==> flow/design.v <==
module CORDIC_Stage (
	input clk,
	input rst,
	input sign_in,
	input USE_SIN_in,
	input [7:0] ite,
	input [32:0] arctan_in_1,
	input [32:0] arctan_in_2,
	input [32:0] target_in,
	input [32:0] curr_angle_in,
	input [32:0] x_in,
	input [32:0] y_in,
	output sign_out,
	output USE_SIN_out,
	output [32:0] curr_angle_out,
	output [32:0] x_out,
	output [32:0] y_out,
	output [32:0] target_out
	);
	reg sign;
	reg [32:0] x[0:1];
	reg [32:0] y[0:1];
	reg [32:0] y_tmp[0:3];
	reg [32:0] x_tmp[0:3];
	reg [3:0] count[0:1];
	reg [32:0] current_angle[0:1];
	reg [32:0] atan[0:1];
	reg [32:0] target_q;
	reg USE_SIN_q;
	reg sign_q;
	reg [32:0] x_q;
	reg [32:0] y_q;
	reg [32:0] current_angle_q;
	always @(posedge clk) begin
			sign = sign_in;
			target_q <= target_in;
			USE_SIN_q <= USE_SIN_in;
			count[0] = ite[7:4];
			y_tmp[0] = sign ? y_in : ~y_in+1;
			y_tmp[1] = {y_tmp[0][32], y_tmp[0][31:0]>>count[0]};
			x_tmp[0] = sign ? x_in : ~x_in+1;
			x_tmp[1] = {x_tmp[0][32], x_tmp[0][31:0]>>count[0]};
			x[0] = x_in + y_tmp[1];
			y[0] = x_tmp[1] + y_in;
			atan[0] = sign ? arctan_in_1 : ~arctan_in_1+1;
			current_angle[0] = curr_angle_in + atan[0];
			if (current_angle[0] > target_in) begin
				sign = 1'b0;
			end
			else begin
				sign = 1'b1;
			end
			count[1] = ite[3:0];
			y_tmp[2] = sign ? y[0] : ~y[0]+1;
			y_tmp[3] = {y_tmp[2][32], y_tmp[2][31:0]>>count[1]};
			x_tmp[2] = sign ? x[0] : ~x[0]+1;
			x_tmp[3] = {x_tmp[2][32], x_tmp[2][31:0]>>count[1]};
			x[1] = x[0] + y_tmp[3];
			y[1] = x_tmp[3] + y[0];
			atan[1] = sign ? arctan_in_2 : ~arctan_in_2+1;
			current_angle[1] = current_angle[0] + atan[1];
			if (current_angle[1] > target_in) begin
				sign = 1'b0;
			end
			else begin
				sign = 1'b1;
			end
			sign_q <= sign;
			x_q <= x[1];
			y_q <= y[1];
			current_angle_q <= current_angle[1];
	end
	assign sign_out = sign_q;
	assign curr_angle_out = current_angle_q;
	assign x_out = x_q;
	assign y_out = y_q;
	assign USE_SIN_out = USE_SIN_q;
	assign target_out = target_q;
endmodule
module CORDIC_Top (
    input clk,
    input [31:0] target,
	 output [31:0] cos_x
);
	wire sign_intermediate[0:6];
	wire USE_SIN_intermediate[0:6];
	wire [32:0] angle_intermediate[0:6];
	wire [32:0] x_intermediate[0:6];
	wire [32:0] y_intermediate[0:6];
	wire [32:0] target_intermediate[0:6];
	wire [32:0] arctan[0:13];
	wire [7:0] ite[0:6];
	wire [32:0] x_init = 33'b01;
	wire [32:0] y_init = 33'b001;
	assign arctan[0]  = 33'b000011111010110110111011000000000;
	assign arctan[1]  = 33'b000001111111010101101110101010000;
	assign arctan[2]  = 33'b000000111111111010101011011110000;
	assign arctan[3]  = 33'b000000011111111111010101010111000;
	assign arctan[4]  = 33'b000000001111111111111010101010110;
	assign arctan[5]  = 33'b000000000111111111111111010101011;
	assign arctan[6]  = 33'b000000000011111111111111111010110;
	assign arctan[7]  = 33'b000000000001111111111111111111011;
	assign arctan[8]  = 33'b000000000000111111111111111111111;
	assign arctan[9]  = 33'b000000000000100000000000000000000;
	assign arctan[10] = 33'b000000000000010000000000000000000;
	assign arctan[11] = 33'b000000000000001000000000000000000;
	assign arctan[12] = 33'b000000000000000100000000000000000;
	assign arctan[13] = 33'b000000000000000010000000000000000;
	assign ite[0]  = 8'b00100011;
	assign ite[1]  = 8'b01000101;
	assign ite[2]  = 8'b01100111;
	assign ite[3]  = 8'b10001001;
	assign ite[4]  = 8'b10101011;
	assign ite[5]  = 8'b11001101;
	assign ite[6]  = 8'b11101111;
	reg init_sign;
	reg USE_SIN;
	wire [32:0] init_angle = 33'b000111011010110001100111000000000;
	reg [32:0] ext_target;
	reg [32:0] fin_target;
	always @* begin
		ext_target = { 1'b0 , target};
		USE_SIN = 0;
		if (ext_target > init_angle) begin
			if (ext_target > 33'b00111) begin
				fin_target = 33'b011001001000011111101101010100010 + (~ext_target + 1);
				init_sign = 1;
				USE_SIN = 1;
			end else begin
				init_sign = 1;
				fin_target = ext_target;
			end
		end
		else begin
			init_sign = 0;
			fin_target = ext_target;
		end
	end
	CORDIC_Stage stage1(
		 .clk(clk),
		 .sign_in(init_sign),
		 .USE_SIN_in(USE_SIN),
		 .ite(ite[0]),
		 .target_in(fin_target),
		 .arctan_in_1(arctan[0]),
		 .arctan_in_2(arctan[1]),
		 .curr_angle_in(init_angle),
		 .x_in(x_init),
		 .y_in(y_init),
		 .sign_out(sign_intermediate[0]),
		 .curr_angle_out(angle_intermediate[0]),
		 .x_out(x_intermediate[0]),
		 .y_out(y_intermediate[0]),
		 .target_out(target_intermediate[0]),
		 .USE_SIN_out(USE_SIN_intermediate[0])
	);
	CORDIC_Stage stage2(
		 .clk(clk),
		 .sign_in(sign_intermediate[0]),
		 .USE_SIN_in(USE_SIN_intermediate[0]),
		 .ite(ite[1]),
		 .target_in(target_intermediate[0]),
		 .arctan_in_1(arctan[2]),
		 .arctan_in_2(arctan[3]),
		 .curr_angle_in(angle_intermediate[0]),
		 .x_in(x_intermediate[0]),
		 .y_in(y_intermediate[0]),
		 .sign_out(sign_intermediate[1]),
		 .curr_angle_out(angle_intermediate[1]),
		 .x_out(x_intermediate[1]),
		 .y_out(y_intermediate[1]),
		 .target_out(target_intermediate[1]),
		 .USE_SIN_out(USE_SIN_intermediate[1])
	);
	CORDIC_Stage stage3(
		 .clk(clk),
		 .sign_in(sign_intermediate[1]),
		 .USE_SIN_in(USE_SIN_intermediate[1]),
		 .ite(ite[2]),
		 .target_in(target_intermediate[1]),
		 .arctan_in_1(arctan[4]),
		 .arctan_in_2(arctan[5]),
		 .curr_angle_in(angle_intermediate[1]),
		 .x_in(x_intermediate[1]),
		 .y_in(y_intermediate[1]),
		 .sign_out(sign_intermediate[2]),
		 .curr_angle_out(angle_intermediate[2]),
		 .x_out(x_intermediate[2]),
		 .y_out(y_intermediate[2]),
		 .target_out(target_intermediate[2]),
		 .USE_SIN_out(USE_SIN_intermediate[2])
	);
	CORDIC_Stage stage4(
		 .clk(clk),
		 .sign_in(sign_intermediate[2]),
		 .USE_SIN_in(USE_SIN_intermediate[2]),
		 .ite(ite[3]),
		 .target_in(target_intermediate[2]),
		 .arctan_in_1(arctan[6]),
		 .arctan_in_2(arctan[7]),
		 .curr_angle_in(angle_intermediate[2]),
		 .x_in(x_intermediate[2]),
		 .y_in(y_intermediate[2]),
		 .sign_out(sign_intermediate[3]),
		 .curr_angle_out(angle_intermediate[3]),
		 .x_out(x_intermediate[3]),
		 .y_out(y_intermediate[3]),
		 .target_out(target_intermediate[3]),
		 .USE_SIN_out(USE_SIN_intermediate[3])
	);
	CORDIC_Stage stage5(
		 .clk(clk),
		 .sign_in(sign_intermediate[3]),
		 .USE_SIN_in(USE_SIN_intermediate[3]),
		 .ite(ite[4]),
		 .target_in(target_intermediate[3]),
		 .arctan_in_1(arctan[8]),
		 .arctan_in_2(arctan[9]),
		 .curr_angle_in(angle_intermediate[3]),
		 .x_in(x_intermediate[3]),
		 .y_in(y_intermediate[3]),
		 .sign_out(sign_intermediate[4]),
		 .curr_angle_out(angle_intermediate[4]),
		 .x_out(x_intermediate[4]),
		 .y_out(y_intermediate[4]),
		 .target_out(target_intermediate[4]),
		 .USE_SIN_out(USE_SIN_intermediate[4])
	);
	CORDIC_Stage stage6(
		 .clk(clk),
		 .sign_in(sign_intermediate[4]),
		 .USE_SIN_in(USE_SIN_intermediate[4]),
		 .ite(ite[5]),
		 .target_in(target_intermediate[4]),
		 .arctan_in_1(arctan[10]),
		 .arctan_in_2(arctan[11]),
		 .curr_angle_in(angle_intermediate[4]),
		 .x_in(x_intermediate[4]),
		 .y_in(y_intermediate[4]),
		 .sign_out(sign_intermediate[5]),
		 .curr_angle_out(angle_intermediate[5]),
		 .x_out(x_intermediate[5]),
		 .y_out(y_intermediate[5]),
		 .target_out(target_intermediate[5]),
		 .USE_SIN_out(USE_SIN_intermediate[5])
	);
	CORDIC_Stage stage7(
		 .clk(clk),
		 .sign_in(sign_intermediate[5]),
		 .USE_SIN_in(USE_SIN_intermediate[5]),
		 .ite(ite[6]),
		 .target_in(target_intermediate[5]),
		 .arctan_in_1(arctan[12]),
		 .arctan_in_2(arctan[13]),
		 .curr_angle_in(angle_intermediate[5]),
		 .x_in(x_intermediate[5]),
		 .y_in(y_intermediate[5]),
		 .sign_out(sign_intermediate[6]),
		 .curr_angle_out(angle_intermediate[6]),
		 .x_out(x_intermediate[6]),
		 .y_out(y_intermediate[6]),
		 .target_out(target_intermediate[6]),
		 .USE_SIN_out(USE_SIN_intermediate[6])
	);
	wire [31:0] K = 32'b01101101111011001010110110001011;
	wire [31:0] done;
	assign done = USE_SIN_intermediate[6] ? y_intermediate[6][31:0] : x_intermediate[6][31:0];
	assign cos_x = done*K;
endmodule
---- Tool chain data of CORDIC_Top ----
Each step is given for the RTL above and for the edited RTL.
"before" refers to lines of the RTL above, "after" to lines of the edited file.
"change": "after" minus "before" as printed here. "relative change": 100 x difference / "before".
The mark -- stands for no value.
inputs
  top ..................................... CORDIC_Top
  clock port .............................. clk
  library ................................. sky130hd
  corner .................................. tt_025C_1v80

---- The edit ----
Unified diff, file above to edited file.
The edit is scripted: it alters the design's behaviour and was not made to optimise anything.
begin of diff
@@ -39,5 +39,5 @@
 			y_tmp[0] = sign ? y_in : ~y_in+1;
 			y_tmp[1] = {y_tmp[0][32], y_tmp[0][31:0]>>count[0]};
-			x_tmp[0] = sign ? x_in : ~x_in+1;
+			x_tmp[0] = sign ? x_in : ~x_in-1;
 			x_tmp[1] = {x_tmp[0][32], x_tmp[0][31:0]>>count[0]};
 			x[0] = x_in + y_tmp[1];
end of diff

---- After elaboration ----
Source: Yosys, flattened and elaborated. Widths are those after wreduce. Registers that Yosys merges into a memory's read port (data or address) are not register bits. Print and check cells do not count. Equal cells are merged and count once.
operators by class
  item                              before  after  change  relative change (%)
  equality and inequality tests     0       0      0       --
  div/mod/pow operators             0       0      0       --
  shifts and indexed selects        0       0      0       --
  magnitude comparators             15      15     0       0.00
  reductions and logical operators  0       0      0       --
  muxes and demuxes                 36      52     +16     +44.44
  bitwise logic cells               14      27     +13     +92.86
  $add $sub $neg                    42      69     +27     +64.29
  $mul                              1       1      0       0.00
operators by type and width
  operator                                             before  after  change  relative change (%)
  two-way mux 32 bit                                   14      29     +15     +107.14
  inverter 32 bit                                      13      26     +13     +100.00
  adder 32 x 1 -> 32 bit (second input constant)       13      20     +7      +53.85
  subtractor 32 x 1 -> 32 bit (second input constant)  0       6      +6      --
  two-way mux 1 bit                                    7       8      +1      +14.29
  adder 18 x 32 -> 32 bit                              0       1      +1      --
  adder 19 x 32 -> 32 bit                              0       1      +1      --
  adder 20 x 32 -> 32 bit                              0       1      +1      --
  adder 21 x 32 -> 32 bit                              0       1      +1      --
  adder 23 x 32 -> 32 bit                              0       1      +1      --
  adder 24 x 32 -> 32 bit                              0       1      +1      --
  adder 25 x 32 -> 32 bit                              0       1      +1      --
  adder 26 x 32 -> 32 bit                              0       1      +1      --
  adder 27 x 32 -> 32 bit                              0       1      +1      --
  adder 28 x 32 -> 32 bit                              0       1      +1      --
  adder 29 x 32 -> 32 bit                              0       1      +1      --
  adder 30 x 1 -> 31 bit (second input constant)       0       1      +1      --
  adder 32 x 17 -> 32 bit                              0       1      +1      --
  adder 32 x 22 -> 32 bit                              0       1      +1      --
Operator kinds equal on both sides are left out: 24.
word-level totals
  item                             before  after  change  relative change (%)
  latch bits                       0       0      0       --
  register bits after elaboration  626     857    +231    +36.90
  clocked read ports x word width  0       0      0       --
  elaborated cells                 133     203    +70     +52.63
  memories                         0       0      0       --
  RAM bits                         0       0      0       --
  ROM bits                         0       0      0       --

---- Depth ----
Longest topological path by Yosys (ltp), each cell counted once; first at word level (registers and memories cut), then after technology mapping (sequential cells cut; the memories' decode and read muxes count).
depth
  item                           before  after  change  relative change (%)
  depth in word-level cells      10      10     0       0.00
  ABC_AREA                       0       0      --      --
  gate-level depth with buffers  56      55     -1      -1.79

---- Synthesis result ----
Source: synth_stat.txt of the flow (Yosys; design flattened, memories mapped). It holds for the ABC_AREA given above (unset counts as 0); a run with the other value may have another netlist.
cell types
  cell                       before  after  change  relative change (%)
  sky130_fd_sc_hd__nor2_1    513     824    +311    +60.62
  sky130_fd_sc_hd__xnor2_1   589     893    +304    +51.61
  sky130_fd_sc_hd__ha_1      1046    1330   +284    +27.15
  sky130_fd_sc_hd__a21oi_1   516     761    +245    +47.48
  sky130_fd_sc_hd__xor2_1    271     501    +230    +84.87
  sky130_fd_sc_hd__dfxtp_1   572     770    +198    +34.62
  sky130_fd_sc_hd__nand2_1   333     519    +186    +55.86
  sky130_fd_sc_hd__inv_1     808     959    +151    +18.69
  sky130_fd_sc_hd__o21ai_0   331     465    +134    +40.48
  sky130_fd_sc_hd__a21o_1    224     321    +97     +43.30
  sky130_fd_sc_hd__a31oi_1   54      132    +78     +144.44
  sky130_fd_sc_hd__clkbuf_1  66      141    +75     +113.64
  sky130_fd_sc_hd__nand3_1   131     198    +67     +51.15
  sky130_fd_sc_hd__nor3_1    180     245    +65     +36.11
  sky130_fd_sc_hd__and3_1    56      112    +56     +100.00
  sky130_fd_sc_hd__a211oi_1  49      98     +49     +100.00
  sky130_fd_sc_hd__or3_1     55      103    +48     +87.27
  sky130_fd_sc_hd__nor4_1    49      94     +45     +91.84
Cell types equal on both sides are left out: 7.
The list need not be complete.
mapped netlist
  item                  before   after    change    relative change (%)
  mapped flip-flops     572      770      +198      +34.62
  mapped area (µm²)     60788.3  85296.8  +24508.5  +40.32
  buffer cells          92       160      +68       +73.91
  cells in the netlist  7232     10406    +3174     +43.89
The figures by module come from a second, unflattened synthesis with its own total; it is not the netlist above.
second synthesis, totals
  item                                           before    after     change   relative change (%)
  cell total of the unflattened synthesis        25231     24167     -1064    -4.22
  area total of the unflattened synthesis (µm²)  187448.5  179697.3  -7751.2  -4.14
Each row is one instance without its submodules.
by module, before
  module        sequential area (µm²)  area (µm²)  cells  times used
  CORDIC_Stage  2682.6                 25390.6     3459   7
  CORDIC_Top    0.0                    9714.3      1018   1
by module, after
  module        sequential area (µm²)  area (µm²)  cells  times used
  CORDIC_Stage  2682.6                 24283.3     3307   7
  CORDIC_Top    0.0                    9714.3      1018   1

---- Path before layout ----
Path of least setup slack by OpenSTA after synthesis, without wires, with an ideal clock, recovery checks aside; 20% of the period is set as input and as output delay. Where synthesis merged equal registers, the netlist keeps one of their names.
path post-synthesis
  item                                 before                  after                   change  relative change (%)
  kind                                 flip-flop to flip-flop  flip-flop to flip-flop  --      --
  from                                 register stage1.sign_q  register stage3.sign_q  --      --
  to                                   register stage2.sign_q  register stage4.sign_q  --      --
  clock period (ns)                    10.0                    10.0                    0.0     0.00
  time at the first pin (ns)           0.000                   0.000                   0.000   --
  data arrival time (ns)               10.038                  10.305                  +0.267  +2.66
  buffers on the path                  4                       3                       -1      -25.00
  stages on the path                   55                      53                      -2      -3.64
  setup slack (ns)                     -0.112                  -0.364                  -0.252  --
  delay of the path (ns)               10.112                  10.364                  +0.252  +2.49
  period reached after synthesis (ns)  10.112                  10.364                  +0.252  +2.49
"delay of the path" is the arrival time less input delay plus setup time.
"stages on the path" counts driving pins, that of a launching flip-flop among them; a cell with two outputs on the path counts twice.
"period reached after synthesis" = period - worst setup slack (recovery checks aside). The figure is calculated, with input and output delays left at 20% of the set period.
Between the ends stands the longest chain of elaborated cells between them, by number of cells; it is not shown to be the way that was timed. Of several equally long chains one is given.
A line is the first line of the expression or statement that the cell stems from. Yosys adds cells for indexed reads and writes and turns some case tables into memories.
on the way, post-synthesis, before
  cells stage by stage .................... sky130_fd_sc_hd__dfxtp_1 -> sky130_fd_sc_hd__clkbuf_1 -> sky130_fd_sc_hd__clkbuf_1 -> sky130_fd_sc_hd__clkinv_1 -> sky130_fd_sc_hd__clkbuf_1 -> sky130_fd_sc_hd__ha_1 -> sky130_fd_sc_hd__fa_1 -> sky130_fd_sc_hd__o21bai_1 -> sky130_fd_sc_hd__a21oi_1 -> sky130_fd_sc_hd__nor2b_1 -> sky130_fd_sc_hd__o21ai_0 -> sky130_fd_sc_hd__a21oi_1 -> sky130_fd_sc_hd__o21a_1 -> sky130_fd_sc_hd__o21ai_0 -> sky130_fd_sc_hd__nand2b_1 -> sky130_fd_sc_hd__a21oi_1 -> sky130_fd_sc_hd__o21bai_1 -> sky130_fd_sc_hd__a31oi_1 -> [... 19 more ...] -> sky130_fd_sc_hd__a21oi_1 -> sky130_fd_sc_hd__o21ai_0 -> sky130_fd_sc_hd__o41ai_1 -> sky130_fd_sc_hd__o2111ai_1 -> sky130_fd_sc_hd__a31oi_1 -> sky130_fd_sc_hd__nor2b_1 -> sky130_fd_sc_hd__xnor2_1 -> sky130_fd_sc_hd__ha_1 -> sky130_fd_sc_hd__nor2b_1 -> sky130_fd_sc_hd__o21ai_0 -> sky130_fd_sc_hd__nand2b_1 -> sky130_fd_sc_hd__a21oi_1 -> sky130_fd_sc_hd__nor2b_1 -> sky130_fd_sc_hd__o21ai_0 -> sky130_fd_sc_hd__nand2b_1 -> sky130_fd_sc_hd__a21oi_1 -> sky130_fd_sc_hd__o31ai_1 -> sky130_fd_sc_hd__o21ai_0
  length of the longest elaborated chain .. 7
  elaborated cells on any way between the ends .. 7
  classes of those cells .................. 2 x add/sub; 2 x compare; 3 x mux
RTL lines, path post-synthesis, before
  item                 line  RTL
  start: declaration   30    reg sign_q;
  start: assignment    68    sign_q <= sign;
  two-way mux 33 bit   45    atan[0] = sign ? arctan_in_1 : ~arctan_in_1+1;
  adder 33 bit         46    current_angle[0] = curr_angle_in + atan[0];
  > comparator 33 bit  47
  two-way mux 33 bit   60    atan[1] = sign ? arctan_in_2 : ~arctan_in_2+1;
  adder 33 bit         61    current_angle[1] = current_angle[0] + atan[1];
  > comparator 33 bit  62
  two-way mux 1 bit    62
  end: assignment      68
  end: declaration     30
on the way, post-synthesis, after
  cells stage by stage .................... sky130_fd_sc_hd__dfxtp_1 -> sky130_fd_sc_hd__clkbuf_1 -> sky130_fd_sc_hd__clkinv_1 -> sky130_fd_sc_hd__ha_1 -> sky130_fd_sc_hd__a21o_1 -> sky130_fd_sc_hd__a21oi_1 -> sky130_fd_sc_hd__o21bai_1 -> sky130_fd_sc_hd__a21oi_1 -> sky130_fd_sc_hd__o21bai_1 -> sky130_fd_sc_hd__a211o_1 -> sky130_fd_sc_hd__a211oi_1 -> sky130_fd_sc_hd__o31ai_1 -> sky130_fd_sc_hd__a211oi_1 -> sky130_fd_sc_hd__nor2_1 -> sky130_fd_sc_hd__a21o_1 -> sky130_fd_sc_hd__a211oi_1 -> sky130_fd_sc_hd__nor3_1 -> sky130_fd_sc_hd__ha_1 -> [... 17 more ...] -> sky130_fd_sc_hd__o31a_1 -> sky130_fd_sc_hd__o211ai_1 -> sky130_fd_sc_hd__a21boi_0 -> sky130_fd_sc_hd__o211a_1 -> sky130_fd_sc_hd__nor3_1 -> sky130_fd_sc_hd__nor2_1 -> sky130_fd_sc_hd__xnor2_1 -> sky130_fd_sc_hd__ha_1 -> sky130_fd_sc_hd__nor2b_1 -> sky130_fd_sc_hd__o21ai_0 -> sky130_fd_sc_hd__nand2b_1 -> sky130_fd_sc_hd__a21oi_1 -> sky130_fd_sc_hd__nor2b_1 -> sky130_fd_sc_hd__o21ai_0 -> sky130_fd_sc_hd__nand2b_1 -> sky130_fd_sc_hd__a21oi_1 -> sky130_fd_sc_hd__o2111ai_1 -> sky130_fd_sc_hd__nand2_1
  length of the longest elaborated chain .. 7
  elaborated cells on any way between the ends .. 7
  classes of those cells .................. 2 x add/sub; 2 x compare; 3 x mux
RTL lines, path post-synthesis, after
  item                 line  RTL
  start: declaration   30    reg sign_q;
  start: assignment    68    sign_q <= sign;
  two-way mux 33 bit   45    atan[0] = sign ? arctan_in_1 : ~arctan_in_1+1;
  adder 33 bit         46    current_angle[0] = curr_angle_in + atan[0];
  > comparator 33 bit  47
  two-way mux 33 bit   60    atan[1] = sign ? arctan_in_2 : ~arctan_in_2+1;
  adder 33 bit         61    current_angle[1] = current_angle[0] + atan[1];
  > comparator 33 bit  62
  two-way mux 1 bit    62
  end: assignment      68
  end: declaration     30

---- Path in the finished layout ----
Path of least setup slack in the final report of the runs of pair 1 (OpenROAD, finished layout, wires in). Where an end is a register, its clock arrival counts in the times.
path post-layout
  item                        before                    after                      change  relative change (%)
  kind                        flip-flop to output port  flip-flop to output port   --      --
  from                        register stage7.y_q[16]   register stage7.USE_SIN_q  --      --
  to                          output port cos_x[30]     output port cos_x[31]      --      --
  time at the first pin (ns)  0.66                      0.72                       +0.06   +9.09
  setup slack (ns)            0.27                      0.13                       -0.14   --
  buffers on the path         2                         4                          +2      +100.00
  data arrival time (ns)      7.73                      7.87                       +0.14   +1.81
  stages on the path          22                        28                         +6      +27.27
  clock period (ns)           10.0                      10.0                       0.0     0.00
  output delay (ns)           2.00                      2.00                       0.00    0.00
Between the ends stands the longest chain of elaborated cells between them, by number of cells; it is not shown to be the way that was timed. Of several equally long chains one is given.
on the way, post-layout, before
  cells stage by stage .................... sky130_fd_sc_hd__dfxtp_2 -> sky130_fd_sc_hd__ha_1 -> sky130_fd_sc_hd__inv_1 -> sky130_fd_sc_hd__fa_1 -> sky130_fd_sc_hd__fa_1 -> sky130_fd_sc_hd__fa_1 -> sky130_fd_sc_hd__fa_1 -> sky130_fd_sc_hd__inv_1 -> sky130_fd_sc_hd__fa_1 -> sky130_fd_sc_hd__fa_1 -> sky130_fd_sc_hd__fa_1 -> sky130_fd_sc_hd__ha_1 -> sky130_fd_sc_hd__and3_1 -> sky130_fd_sc_hd__and3_1 -> sky130_fd_sc_hd__o211ai_1 -> sky130_fd_sc_hd__nand3_1 -> sky130_fd_sc_hd__o41ai_1 -> sky130_fd_sc_hd__buf_4 -> sky130_fd_sc_hd__o2111ai_1 -> sky130_fd_sc_hd__a21oi_1 -> sky130_fd_sc_hd__xnor2_1 -> sky130_fd_sc_hd__clkdlybuf4s50_1
  length of the longest elaborated chain .. 1
  elaborated cells on any way between the ends .. 1
  classes of those cells .................. 1 x mul
RTL lines, path post-layout, before
  item                          line  RTL
  start: declaration            32    reg [32:0] y_q;
  start: assignment             70    y_q <= y[1];
  multiplier 32 x 31 -> 32 bit  268   assign cos_x = done*K;
  end: declaration              83    output [31:0] cos_x
on the way, post-layout, after
  cells stage by stage .................... sky130_fd_sc_hd__dfxtp_4 -> sky130_fd_sc_hd__clkbuf_16 -> sky130_fd_sc_hd__mux2i_2 -> sky130_fd_sc_hd__inv_1 -> sky130_fd_sc_hd__buf_4 -> sky130_fd_sc_hd__ha_1 -> sky130_fd_sc_hd__inv_1 -> sky130_fd_sc_hd__fa_1 -> sky130_fd_sc_hd__fa_1 -> sky130_fd_sc_hd__inv_1 -> sky130_fd_sc_hd__fa_1 -> sky130_fd_sc_hd__ha_1 -> sky130_fd_sc_hd__fa_1 -> sky130_fd_sc_hd__fa_1 -> sky130_fd_sc_hd__fa_1 -> sky130_fd_sc_hd__ha_1 -> sky130_fd_sc_hd__nand2_1 -> sky130_fd_sc_hd__nor2_1 -> sky130_fd_sc_hd__a21oi_2 -> sky130_fd_sc_hd__o31ai_4 -> sky130_fd_sc_hd__o41a_1 -> sky130_fd_sc_hd__a41o_1 -> sky130_fd_sc_hd__o41ai_2 -> sky130_fd_sc_hd__buf_4 -> sky130_fd_sc_hd__o21bai_1 -> sky130_fd_sc_hd__a21oi_2 -> sky130_fd_sc_hd__xnor2_2 -> sky130_fd_sc_hd__buf_2
  length of the longest elaborated chain .. 2
  elaborated cells on any way between the ends .. 2
  classes of those cells .................. 1 x mul; 1 x mux
RTL lines, path post-layout, after
  item                          line  RTL
  start: declaration            29    reg USE_SIN_q;
  start: assignment             37    USE_SIN_q <= USE_SIN_in;
  two-way mux 32 bit            267   assign done = USE_SIN_intermediate[6] ? y_intermediate[6][31:0] : x_intermediate[6][31:0];
  multiplier 32 x 31 -> 32 bit  268   assign cos_x = done*K;
  end: declaration              83    output [31:0] cos_x

---- Layout results ----
Runs of the flow (Yosys, OpenROAD) on both versions; the two runs of a pair have the same settings. The constraints put input and output delay at 20% of the set period each and load the outputs with 0.01 pF.
flow settings, pair 1
  CORE_UTILIZATION ........................ 40
  period_ns ............................... 10.0
  CAP_MARGIN .............................. 20
  CORE_MARGIN ............................. 2
  SLEW_MARGIN ............................. 20
measured results, pair 1
  item                                          before    after     change    relative change (%)
  worst slack on setup checks (ns)              0.272     0.128     -0.144    --
  worst hold slack in the final report (ns)     0.347     0.326     -0.021    --
  standard-cell area of the final layout (µm²)  67232.0   94814.7   +27582.7  +41.03
  post-route setup TNS (ns)                     0.000     0.000     0.000     --
  area of the die (µm²)                         155106.0  216951.0  +61845.0  +39.87
  Yosys chip area after synthesis (µm²)         60788.3   85296.8   +24508.5  +40.32
  clock period achieved (ns)                    9.728     9.872     +0.144    +1.48
  utilization (%)                               44.4      44.7      +0.3      --
flow settings, pair 2
  CELL_PAD_IN_SITES_GLOBAL_PLACEMENT ...... 3
  CORE_MARGIN ............................. 3
  CORE_UTILIZATION ........................ 35
  CTS_CLUSTER_SIZE ........................ 28
  GPL_ROUTABILITY_DRIVEN .................. 1
  MAX_ROUTING_LAYER ....................... met4
  PLACE_DENSITY_LB_ADDON .................. 0.04
  TNS_END_PERCENT ......................... 5
  period_ns ............................... 10.6
  CAP_MARGIN .............................. 20
  SLEW_MARGIN ............................. 20
measured results, pair 2
  item                                          before    after     change    relative change (%)
  worst slack on setup checks (ns)              0.322     0.353     +0.031    --
  worst hold slack in the final report (ns)     0.337     0.317     -0.020    --
  standard-cell area of the final layout (µm²)  67160.7   94358.0   +27197.3  +40.50
  post-route setup TNS (ns)                     0.000     0.000     0.000     --
  area of the die (µm²)                         178718.0  249665.0  +70947.0  +39.70
  Yosys chip area after synthesis (µm²)         60788.3   85296.8   +24508.5  +40.32
  clock period achieved (ns)                    10.278    10.247    -0.031    -0.30
  utilization (%)                               39.0      39.1      +0.1      --
"clock period achieved" is the run's clock period less its worst setup slack. It is reckoned from that one timing run; input and output delays stay at 20% of the period that was set.
